==> flow/design.v <==
`timescale 1ns / 1ps
`default_nettype none
module Debounce(
    input wire btn, 
    input wire clk, 
    output reg led
    );
    reg [15:0] counter;  
    wire TC;  
    always @(posedge clk) begin
        if(~btn) begin
            counter <= 0;  
        end
        else begin
            counter <= counter + 1; 
        end
    end
    assign TC = (counter == 65534);  
    always @(posedge clk) begin
        if(~btn) begin
            led <= 0;  
        end
        else if (TC) begin
            led <= 1;  
        end
        else
            led <= led;  
    end
endmodule
`timescale 1ns / 1ps
module edge_generator(input wire clk, input wire rst, input wire signal, output reg out);  
    reg sig_p; 
    always @(posedge clk) begin
        if(rst == 1) begin
            out <= 0;
            sig_p <= 0;
        end else 
        begin
            if((sig_p != signal) && (signal)) begin
                out <= 1; 
            end 
            else out <= 0; 
            sig_p <= signal;
        end
    end
endmodule
`default_nettype none
`timescale 1ns / 1ps
module cla_adder(input wire [3:0] A, input wire [3:0] B, input wire CI, output wire CO, output wire [3:0] SUM);
    wire [3:0] propegated, generated;
    wire [3:0] carries;
    assign carries[0] = CI;
    assign propegated = A ^ B; 
    assign generated = A & B;
    assign carries[1] = generated[0] | (propegated[0] & carries[0]);
    assign carries[2] = generated[1] | (propegated[1] & carries[1]);
    assign carries[3] = generated[2] | (propegated[2] & carries[2]);
    assign CO = generated[3] | (propegated[3] & carries[3]);
    genvar i;
    generate 
        for (i = 0; i < 4; i = i + 1) begin
            FA a(.A(A[i]), .B(B[i]), .CI(carries[i]), .SUM(SUM[i]));
        end
    endgenerate
endmodule 
module FA(input wire A, input wire B, input wire CI, output wire CO, output wire SUM);
    assign CO = (A & B) | (CI & (A ^ B)); 
    assign SUM = A ^ B ^ CI; 
endmodule
`timescale 1ns / 1ps
`default_nettype none
module combo_mult(input wire [3:0] a, input wire [3:0] b, output wire [7:0] res);
    wire [7:0] m [3:0];
    genvar i; 
    generate 
        for(i = 0; i < 4; i = i + 1) begin
            assign m[i] = (a[i] != 0) ? ({{4'b0}, b} << i) : 8'b0;
        end
    endgenerate
    assign res = m[0] + m[1] + m[2] + m[3];
endmodule
`timescale 1ns / 1ps
`default_nettype none
module Calculator(
    input wire [3:0] a, 
    input wire [3:0] b,
    input wire [2:0] op,
    output reg [7:0] out
);
    parameter AND = 3'b000;
    parameter OR = 3'b001;
    parameter NOT = 3'b010;
    parameter XOR = 3'b011;
    parameter ADD = 3'b100;
    parameter SUB = 3'b101;
    parameter MULT = 3'b110;
    parameter DIV = 3'b111; 
    wire adder_co;
    wire [3:0] SUM;
    wire [7:0] PRODUCT;
    wire [3:0] B_adder;
    wire CI;
    assign B_adder = (op == ADD) ? b : 
                     (op == SUB) ? ~b :
                     0; 
    assign CI = (op == SUB) ? 1 : 0; 
    cla_adder ADDER(.A(a),.B(B_adder), .CI(CI), .CO(adder_co), .SUM(SUM));
    combo_mult MULTI(.a(a), .b(b), .res(PRODUCT));
    always @(*) begin
        case(op)
            AND: begin
                out <= {{4{1'b0}}, a&b};
            end
            OR: begin
                out <= {{4{1'b0}}, a|b};
            end
            NOT: begin
                out <= {{4{1'b1}}, ~a};
            end
            XOR: begin
                out <= {{4{1'b0}}, a ^ b};
            end
            ADD: begin
                out <= {{3{1'b0}}, adder_co, SUM};
            end
            SUB: begin
                if (a < b) begin
                    out <= {{4{1'b1}}, SUM};
                end
                else out <= {{4{1'b0}}, SUM};
            end
            MULT: begin
                out <= PRODUCT;
            end
            DIV: begin
                out <= (b == 4'd0) ? 8'hFF : a/b;
            end
        endcase
   end
endmodule 
`timescale 1ns / 1ps
module val_bcd(
    input wire clk,  
    input wire reset, 
    input wire en, 
    input wire [11:0] count, 
    output reg [15:0] BCD,
    output reg rdy
    );
    parameter IDLE = 0; 
    parameter SHIFT = 1;
    parameter ADD = 2;
    reg [11:0] count_p;  
    reg [3:0] shift_idx;  
    reg [1:0] state;  
    reg [15:0] BCD_temp;  
    always @(posedge clk or posedge reset) begin
        if(reset) begin
            BCD <= 0;
            rdy <= 0; 
            shift_idx <= 0; 
            count_p <= 0; 
            state <= IDLE;
        end
        else begin
            case(state)
                IDLE : begin  
                    if(en) begin  
                        BCD <= 0;  
                        count_p <= count;  
                        shift_idx <= 0;  
                        state <= SHIFT;  
                    end 
                    else state <= IDLE;  
                    rdy <= 0;  
                end
                SHIFT : begin  
                    BCD <= {BCD[14:0], count_p[11 - shift_idx]};  
                    shift_idx <= shift_idx + 1;  
                    state <= ADD;  
                    rdy <= 0;  
                end
                ADD : begin  
                    if(shift_idx == 12) begin
                        rdy <= 1;     
                        state <= IDLE;   
                    end
                    else begin  
                        BCD <= {(BCD[15:12] >= 5) ? BCD[15:12] + 4'd3 : BCD[15:12], 
                            (BCD[11:8] >= 5) ? BCD[11:8] + 4'd3 : BCD[11:8],
                            (BCD[7:4] >= 5) ? BCD[7:4] + 4'd3 : BCD[7:4],
                            (BCD[3:0] >= 5) ? BCD[3:0] + 4'd3 : BCD[3:0]}; 
                        state <= SHIFT;  
                        rdy <= 0;  
                    end
                end
            endcase             
        end
    end
endmodule
`timescale 1ns / 1ps
`default_nettype none
module bcd_seg(
    input wire [3:0] BCD, 
    output reg [7:0] s
);
    always @(*) begin
        case(BCD)
            0: s = 8'b0000_0011; 
            1: s = 8'b1001_1111;
            2: s = 8'b0010_0101;
            3: s = 8'b0000_1101;
            4: s = 8'b1001_1001;
            5: s = 8'b0100_1001;
            6: s = 8'b0100_0001;
            7: s = 8'b0001_1111;
            8: s = 8'b0000_0001;
            9: s = 8'b0000_1001;
            10: s = 8'b1111_1101; 
            default s = 8'b1111_1111;
        endcase
end
endmodule
`timescale 1ns / 1ps
`default_nettype none
module op_seg(
    input wire [2:0] OP, 
    output reg [31:0] s
);
    always @(*) begin
        case(OP)
            0: s = 32'b1111_1111_0001_0001_1101_0101_1000_0101;  
            1: s = 32'b1111_1111_1111_1111_0000_0011_1111_0101;  
            2: s = 32'b1111_1111_1101_0101_1100_0101_1110_0001;  
            3: s = 32'b1111_1111_1001_0001_0000_0011_1111_0101;  
            4: s = 32'b1111_1111_0001_0001_1000_0101_1000_0101;  
            5: s = 32'b1111_1111_0100_1001_1100_0111_1100_0001;  
            6: s = 32'b0011_0011_0001_1011_1110_0011_1110_0001;  
            7: s = 32'b1111_1111_1000_0101_1001_1111_1000_0011;  
            default s = 32'b1111_1111_1111_1111_1111_1111_1111_1111;
        endcase
    end
endmodule
`timescale 1ns / 1ps
`default_nettype none
module Multi_Driver(
    input wire clk, 
    input wire rst, 
    input wire [31:0] segValues,
    output reg [3:0] an,
    output reg [7:0] seg
    );
    parameter DELAY = 4095; 
    reg [11:0] count;  
    always @(posedge clk) begin
        if(count < (DELAY / 4)) begin
            an <= 4'b1110;
            seg <= segValues[7:0];
        end
        else if (count < (DELAY / 2)) begin
            an <= 4'b1101;
            seg <= segValues[15:8];
        end
        else if (count < ((3 * DELAY) / 4)) begin
            an <= 4'b1011;
            seg <= segValues[23:16];
        end
        else begin
            an <= 4'b0111;
            seg <= segValues[31:24];
        end
        if (rst) count <= 0;
        else count <= count + 1; 
    end
endmodule
`timescale 1ns / 1ps
`default_nettype none
module Calculator_top(
    input wire [3:0] a, 
    input wire [3:0] b,
    input wire clk, 
    input wire rst, 
    input wire enter, 
    input wire back,
    input wire up, 
    input wire down,
    output wire [3:0] an, 
    output wire [7:0] seg,
    output reg bin_ind
);
    reg [2:0] op; 
    wire [7:0] calculator_result;  
    reg [31:0] display_value;  
    reg convert_value_enable;  
    wire up_d; wire down_d; wire enter_d; wire back_d; wire rst_d;  
    Debounce dd(.btn(down), .clk(clk), .led(down_d));
    Debounce ud(.btn(up), .clk(clk), .led(up_d));
    Debounce ed(.btn(enter), .clk(clk), .led(enter_d));
    Debounce bd(.btn(back), .clk(clk), .led(back_d));
    Debounce rd(.btn(rst), .clk(clk), .led(rst_d)); 
    Calculator calc(.a(a), .b(b), .op(op), .out(calculator_result));
    wire [15:0] BCD_result; 
    reg [11:0] value_to_convert; 
    wire bcd_val_rdy; 
    val_bcd VAL(.clk(clk), .reset(rst_d), .en(convert_value_enable), .count(value_to_convert), .rdy(bcd_val_rdy), .BCD(BCD_result));
    wire [31:0] BCD_seg;
    reg [31:0] BCD_seg_buffer;
    bcd_seg A(.BCD(BCD_result[15:12]),.s(BCD_seg[31:24]));
    bcd_seg B(.BCD(BCD_result[11:8]),.s(BCD_seg[23:16]));
    bcd_seg C(.BCD(BCD_result[7:4]),.s(BCD_seg[15:8]));
    bcd_seg D(.BCD(BCD_result[3:0]),.s(BCD_seg[7:0]));
    wire [31:0] op_seg;
    op_seg OPS(.OP(op), .s(op_seg)); 
    parameter DISP_ZEROS = 32'b0000_0011_0000_0011_0000_0011_0000_0011;
    Multi_Driver md(.segValues(display_value), .clk(clk), .rst(rst_d), .an(an), .seg(seg));
    parameter IDLE = 0;  
    parameter VALUE_SET = 1;
    parameter CONV = 2;  
    parameter RES = 3;  
    parameter OP = 4;  
    reg [1:0] result_neg; 
    reg [2:0] cs;  
    reg [2:0] ns;  
    always @(posedge clk) begin
        if(op < 4) begin  
            value_to_convert <= (1000 * calculator_result[3]) + (100 * calculator_result[2]) + (10 * calculator_result[1]) + (calculator_result[0]);
        end 
        else if(op == 5) begin  
             if(calculator_result[7]) begin  
                 result_neg[0] <= 1; 
                 value_to_convert <= {{8{1'b0}}, ((~calculator_result) + 1) & 4'b1111};  
                 if((((~calculator_result) + 1) & 4'b1111) >= 10) result_neg[1] <= 1;
                 else result_neg[1] <= 0; 
             end
             else value_to_convert <= {{4{1'b0}}, calculator_result}; 
        end 
        else begin
            value_to_convert <= {{4{1'b0}}, calculator_result}; 
        end
        if(rst_d == 1) begin
            op <= 0; 
            convert_value_enable <= 0; 
            ns <= IDLE;
            result_neg <= 0;
            display_value <= DISP_ZEROS;
        end
        else begin
            case (cs)
                IDLE: begin
                    display_value <= DISP_ZEROS; 
                    op <= 0;
                    if(ENTER) begin
                        ns <= CONV;
                    end
                    else if (UP | DOWN) begin
                        ns <= OP;
                        op <= 0; 
                    end
                end
                CONV: begin
                    if(op >= 5) begin
                        bin_ind <= 0; 
                    end else begin
                        bin_ind <= 1; 
                    end
                    display_value <= op_seg; 
                    convert_value_enable <= 1; 
                    if(bcd_val_rdy) begin
                        ns <= RES;
                        convert_value_enable <= 0;
                        if(result_neg[0]) begin  
                            if(result_neg[1]) begin
                                BCD_seg_buffer <= {16'b1111_1111_1111_1101, BCD_seg[15:0]};  
                            end else begin
                                BCD_seg_buffer <= {24'b1111_1111_1111_1111_1111_1101, BCD_seg[7:0]};  
                            end
                            result_neg <= 2'b0; 
                        end else begin
                            BCD_seg_buffer <= BCD_seg;
                        end
                    end
                    else ns <= CONV; 
                end
                RES: begin
                    result_neg <= 2'b0;
                    display_value <= BCD_seg_buffer; 
                    if (BACK) begin
                        ns <= IDLE;
                    end
                    else if (ENTER) begin
                        ns <= CONV;
                    end
                    else if (UP | DOWN) begin
                        ns <= OP;
                        op <= 0;
                    end
                    else ns <= RES;
                end
                OP: begin
                    result_neg <= 2'b0;
                    display_value <= op_seg; 
                    if (ENTER) begin
                        ns <= CONV;
                    end
                    else if(BACK) begin
                        ns <= RES;
                    end else begin
                        ns <= OP; 
                    end
                    if(UP) begin
                        op <= op + 1;
                    end
                    else if(DOWN) begin
                        op <= op - 1;
                    end
                end
            endcase 
        end
    end
    wire DOWN; wire UP; wire BACK; wire ENTER;
    edge_generator de(.clk(clk), .rst(rst_d), .signal(down_d), .out(DOWN));
    edge_generator ue(.clk(clk), .rst(rst_d), .signal(back_d), .out(BACK));
    edge_generator be(.clk(clk), .rst(rst_d), .signal(up_d), .out(UP));
    edge_generator ee(.clk(clk), .rst(rst_d), .signal(enter_d), .out(ENTER));
    always @(negedge clk) begin
        if(rst_d) begin
            cs <= IDLE; 
        end
        else begin
            cs <= ns; 
        end
    end
endmodule
# Step by step through the tools: Calculator_top
# What the tools print for Calculator_top, step after step.
# Line numbers count from 1 in the design file above.
# Operators: Yosys type, input widths -> output width; for muxes data width and select width s.
# Cell names lack the library's common part.
# Not given: n/a
# inputs
top_module,Calculator_top
clock,clk
library,sky130hd
lib_corner,tt_025C_1v80

# After elaboration
# Yosys after proc, flatten, opt, wreduce and memory -nomap, before mapping. Print and check cells are not counted.
# Yosys's memory passes give these memory sizes; they may raise the number of words (mostly to a power of two), join words into wider ones and drop unused or constant bits.
# word_totals
register_bits,241
romBits,632
output_inout_bits,13
clocked_rd_ports_x_width,23
n_memories,5
# memory_table
memory,words,word_bits,read_ports,write_ports,line_no,text
(name not given),8,23,1,0,231,case(OP)
(name not given),16,7,1,0,208,case(BCD)
(name not given),16,7,1,0,208,
(name not given),16,7,1,0,208,
(name not given),16,7,1,0,208,
# op_classes
n_eq,33
n_logic,26
compare,11
reduce_logical,28
n_mux,71
shift,1
mul,3
n_div,1
addsub,21
# op_table
operator,n
$pmux 32 s3,1
$add 16x1->16 const B,5
$eq 16x16->1 const B,5
$pmux 8 s8,1
$pmux 16 s3,1
$mux 8,6
$mux 3,14
$mux 4,9
$shiftx 12x32->1,1
$div 4x4->8,1
$mux 32,1
$mux 16,2
$mux 1,22
$mux 18,1
$add 4x2->4 const B,4
$ge 4x3->1 const B,4
$reduce_and 4->1,4
$add 8x8->8,2
$eq 3x3->1 const B,5
$mux 7,2
$add 11x8->12,1
$add 12x1->12,1
$add 12x1->12 const B,1
$lt 12x10->1 const B,1
$lt 12x11->1 const B,1
$lt 12x12->1 const B,1
$add 12x5->12,1
$eq 3x2->1 const B,4
# Other operator kinds: 49; their cells: 93.

# Depth
# Depth = most cells in a row (Yosys ltp): at word level without a register or memory, in the mapped netlist without a sequential cell, where the memories' decode and read muxes count.
# depth
depth_word,23
abc_area,1
ltp_mapped,69
depth_no_buf,69

# Synthesis result
# Yosys stat after the flow's synthesis: flattened, memories mapped to cells. It holds for the ABC_AREA given above (unset counts as 0); a run with the other value may have another netlist.
# The area totals of this step are shown rounded.
# types
cell_type,n
dfxtp_1,185
ha_1,105
nand2_1,342
edfxtp_1,29
inv_1,230
dfrtp_1,33
o21ai_0,133
nor2_1,163
a21oi_1,100
nand3_1,65
nor3_1,59
a31oi_1,34
fa_1,9
xor2_1,20
o211ai_1,15
clkbuf_1,28
o22ai_1,14
nand3_2,8
# Not listed: further types 38, cells in them 132.
# mapped
yosys_area_um2,13200
ffs,248
seq_area_um2,5430
cell_count,1704

## Implementation results

Below are 3 stored runs of the flow (Yosys, OpenROAD; platform sky130hd) on Calculator_top, each with its settings and what was measured, unordered. Constraints: input delay and output delay 20% of the set period each, output load 0.01 pF.
By "period_less_ws_ns" is meant the clock period of the run minus its worst setup slack. This is arithmetic on one report: input and output delays are still those of the set period (20% each).
"worstPathTime_ns" = time allowed to the worst setup path (clock period - input delay - output delay, where it has them) - its slack; a late launch clock adds to it, a late capture clock takes from it.
Measured values are rounded.

Stored run 1, flow files:
==> flow/run.sh <==
#!/bin/bash
# the make line also repeats the synthesis and layout settings of config.mk as NAME=value (left out here)
make -C /OpenROAD-flow-scripts/flow DESIGN_CONFIG=/design/flow/config.mk WORK_HOME=/design/flow/orfs CLKGATE_MAP_FILE= finish
==> flow/config.mk <==
export PLATFORM = sky130hd
export DESIGN_NAME = Calculator_top
export DESIGN_NICKNAME = Calculator_top
export VERILOG_FILES = /design/flow/design.v
export SDC_FILE = /design/flow/constraint.sdc
export NUM_CORES = 4
export LEC_CHECK = 0
export ABC_AREA = 1
export CAP_MARGIN = 30
export CELL_PAD_IN_SITES_GLOBAL_PLACEMENT = 1
export CORE_MARGIN = 7
export CORE_UTILIZATION = 24
export CTS_CLUSTER_DIAMETER = 356
export CTS_CLUSTER_SIZE = 59
export GPL_ROUTABILITY_DRIVEN = 1
export MIN_ROUTING_LAYER = met1
export PLACE_DENSITY_LB_ADDON = 0.25
export SLEW_MARGIN = 20
export TNS_END_PERCENT = 20
==> flow/constraint.sdc <==
create_clock -name core_clock -period 9.39 [get_ports {clk}]
set_input_delay 1.8780 -clock core_clock [delete_from_list [all_inputs] [get_ports {clk}]]
set_output_delay 1.8780 -clock core_clock [all_outputs]
set_load 0.01 [all_outputs]

==> results of stored run 1, as CSV <==
result,value
setup_tns_ns,0.000
setup_ws_ns,0.558
post_route_util_pct,28.3
finalCellArea_um2,15300
period_less_ws_ns,8.832
total_die_area_um2,61600
worstPathTime_ns,6.95
worst_setup_path_type,"input to register"
holdWs_ns,0.401
synthesis_area_um2,13200

Stored run 2, flow files:
==> flow/run.sh <==
#!/bin/bash
# the make line also repeats the synthesis and layout settings of config.mk as NAME=value (left out here)
make -C /OpenROAD-flow-scripts/flow DESIGN_CONFIG=/design/flow/config.mk WORK_HOME=/design/flow/orfs CLKGATE_MAP_FILE= finish
==> flow/config.mk <==
export PLATFORM = sky130hd
export DESIGN_NAME = Calculator_top
export DESIGN_NICKNAME = Calculator_top
export VERILOG_FILES = /design/flow/design.v
export SDC_FILE = /design/flow/constraint.sdc
export NUM_CORES = 4
export LEC_CHECK = 0
export ABC_AREA = 1
export CAP_MARGIN = 30
export CELL_PAD_IN_SITES_GLOBAL_PLACEMENT = 1
export CORE_MARGIN = 7
export CORE_UTILIZATION = 24
export CTS_CLUSTER_DIAMETER = 39
export CTS_CLUSTER_SIZE = 59
export GPL_ROUTABILITY_DRIVEN = 1
export MIN_ROUTING_LAYER = met1
export SLEW_MARGIN = 20
==> flow/constraint.sdc <==
create_clock -name core_clock -period 9.39 [get_ports {clk}]
set_input_delay 1.8780 -clock core_clock [delete_from_list [all_inputs] [get_ports {clk}]]
set_output_delay 1.8780 -clock core_clock [all_outputs]
set_load 0.01 [all_outputs]

==> results of stored run 2, as CSV <==
result,value
setup_ws_ns,0.559
synthesis_area_um2,13200
holdWs_ns,0.387
post_route_util_pct,31.2
finalCellArea_um2,16900
period_less_ws_ns,8.831
worstPathTime_ns,6.95
worst_setup_path_type,"input to register"
total_die_area_um2,61600
setup_tns_ns,0.000

Stored run 3, flow files:
==> flow/run.sh <==
#!/bin/bash
# the make line also repeats the synthesis and layout settings of config.mk as NAME=value (left out here)
make -C /OpenROAD-flow-scripts/flow DESIGN_CONFIG=/design/flow/config.mk WORK_HOME=/design/flow/orfs CLKGATE_MAP_FILE= finish
==> flow/config.mk <==
export PLATFORM = sky130hd
export DESIGN_NAME = Calculator_top
export DESIGN_NICKNAME = Calculator_top
export VERILOG_FILES = /design/flow/design.v
export SDC_FILE = /design/flow/constraint.sdc
export NUM_CORES = 4
export LEC_CHECK = 0
export CAP_MARGIN = 5
export CORE_ASPECT_RATIO = 1.5
export CORE_MARGIN = 9
export CORE_UTILIZATION = 37
export GPL_ROUTABILITY_DRIVEN = 0
export HOLD_SLACK_MARGIN = 0.09
export PLACE_DENSITY_LB_ADDON = 0.24
export SETUP_SLACK_MARGIN = 2.15
export SLEW_MARGIN = 20
==> flow/constraint.sdc <==
create_clock -name core_clock -period 9.4 [get_ports {clk}]
set_input_delay 1.8800 -clock core_clock [delete_from_list [all_inputs] [get_ports {clk}]]
set_output_delay 1.8800 -clock core_clock [all_outputs]
set_load 0.01 [all_outputs]

==> results of stored run 3, as CSV <==
result,value
setup_tns_ns,0.000
holdWs_ns,0.382
setup_ws_ns,0.142
total_die_area_um2,43600
worstPathTime_ns,7.38
worst_setup_path_type,"input to register"
period_less_ws_ns,9.258
finalCellArea_um2,16100
synthesis_area_um2,13400
post_route_util_pct,45.0
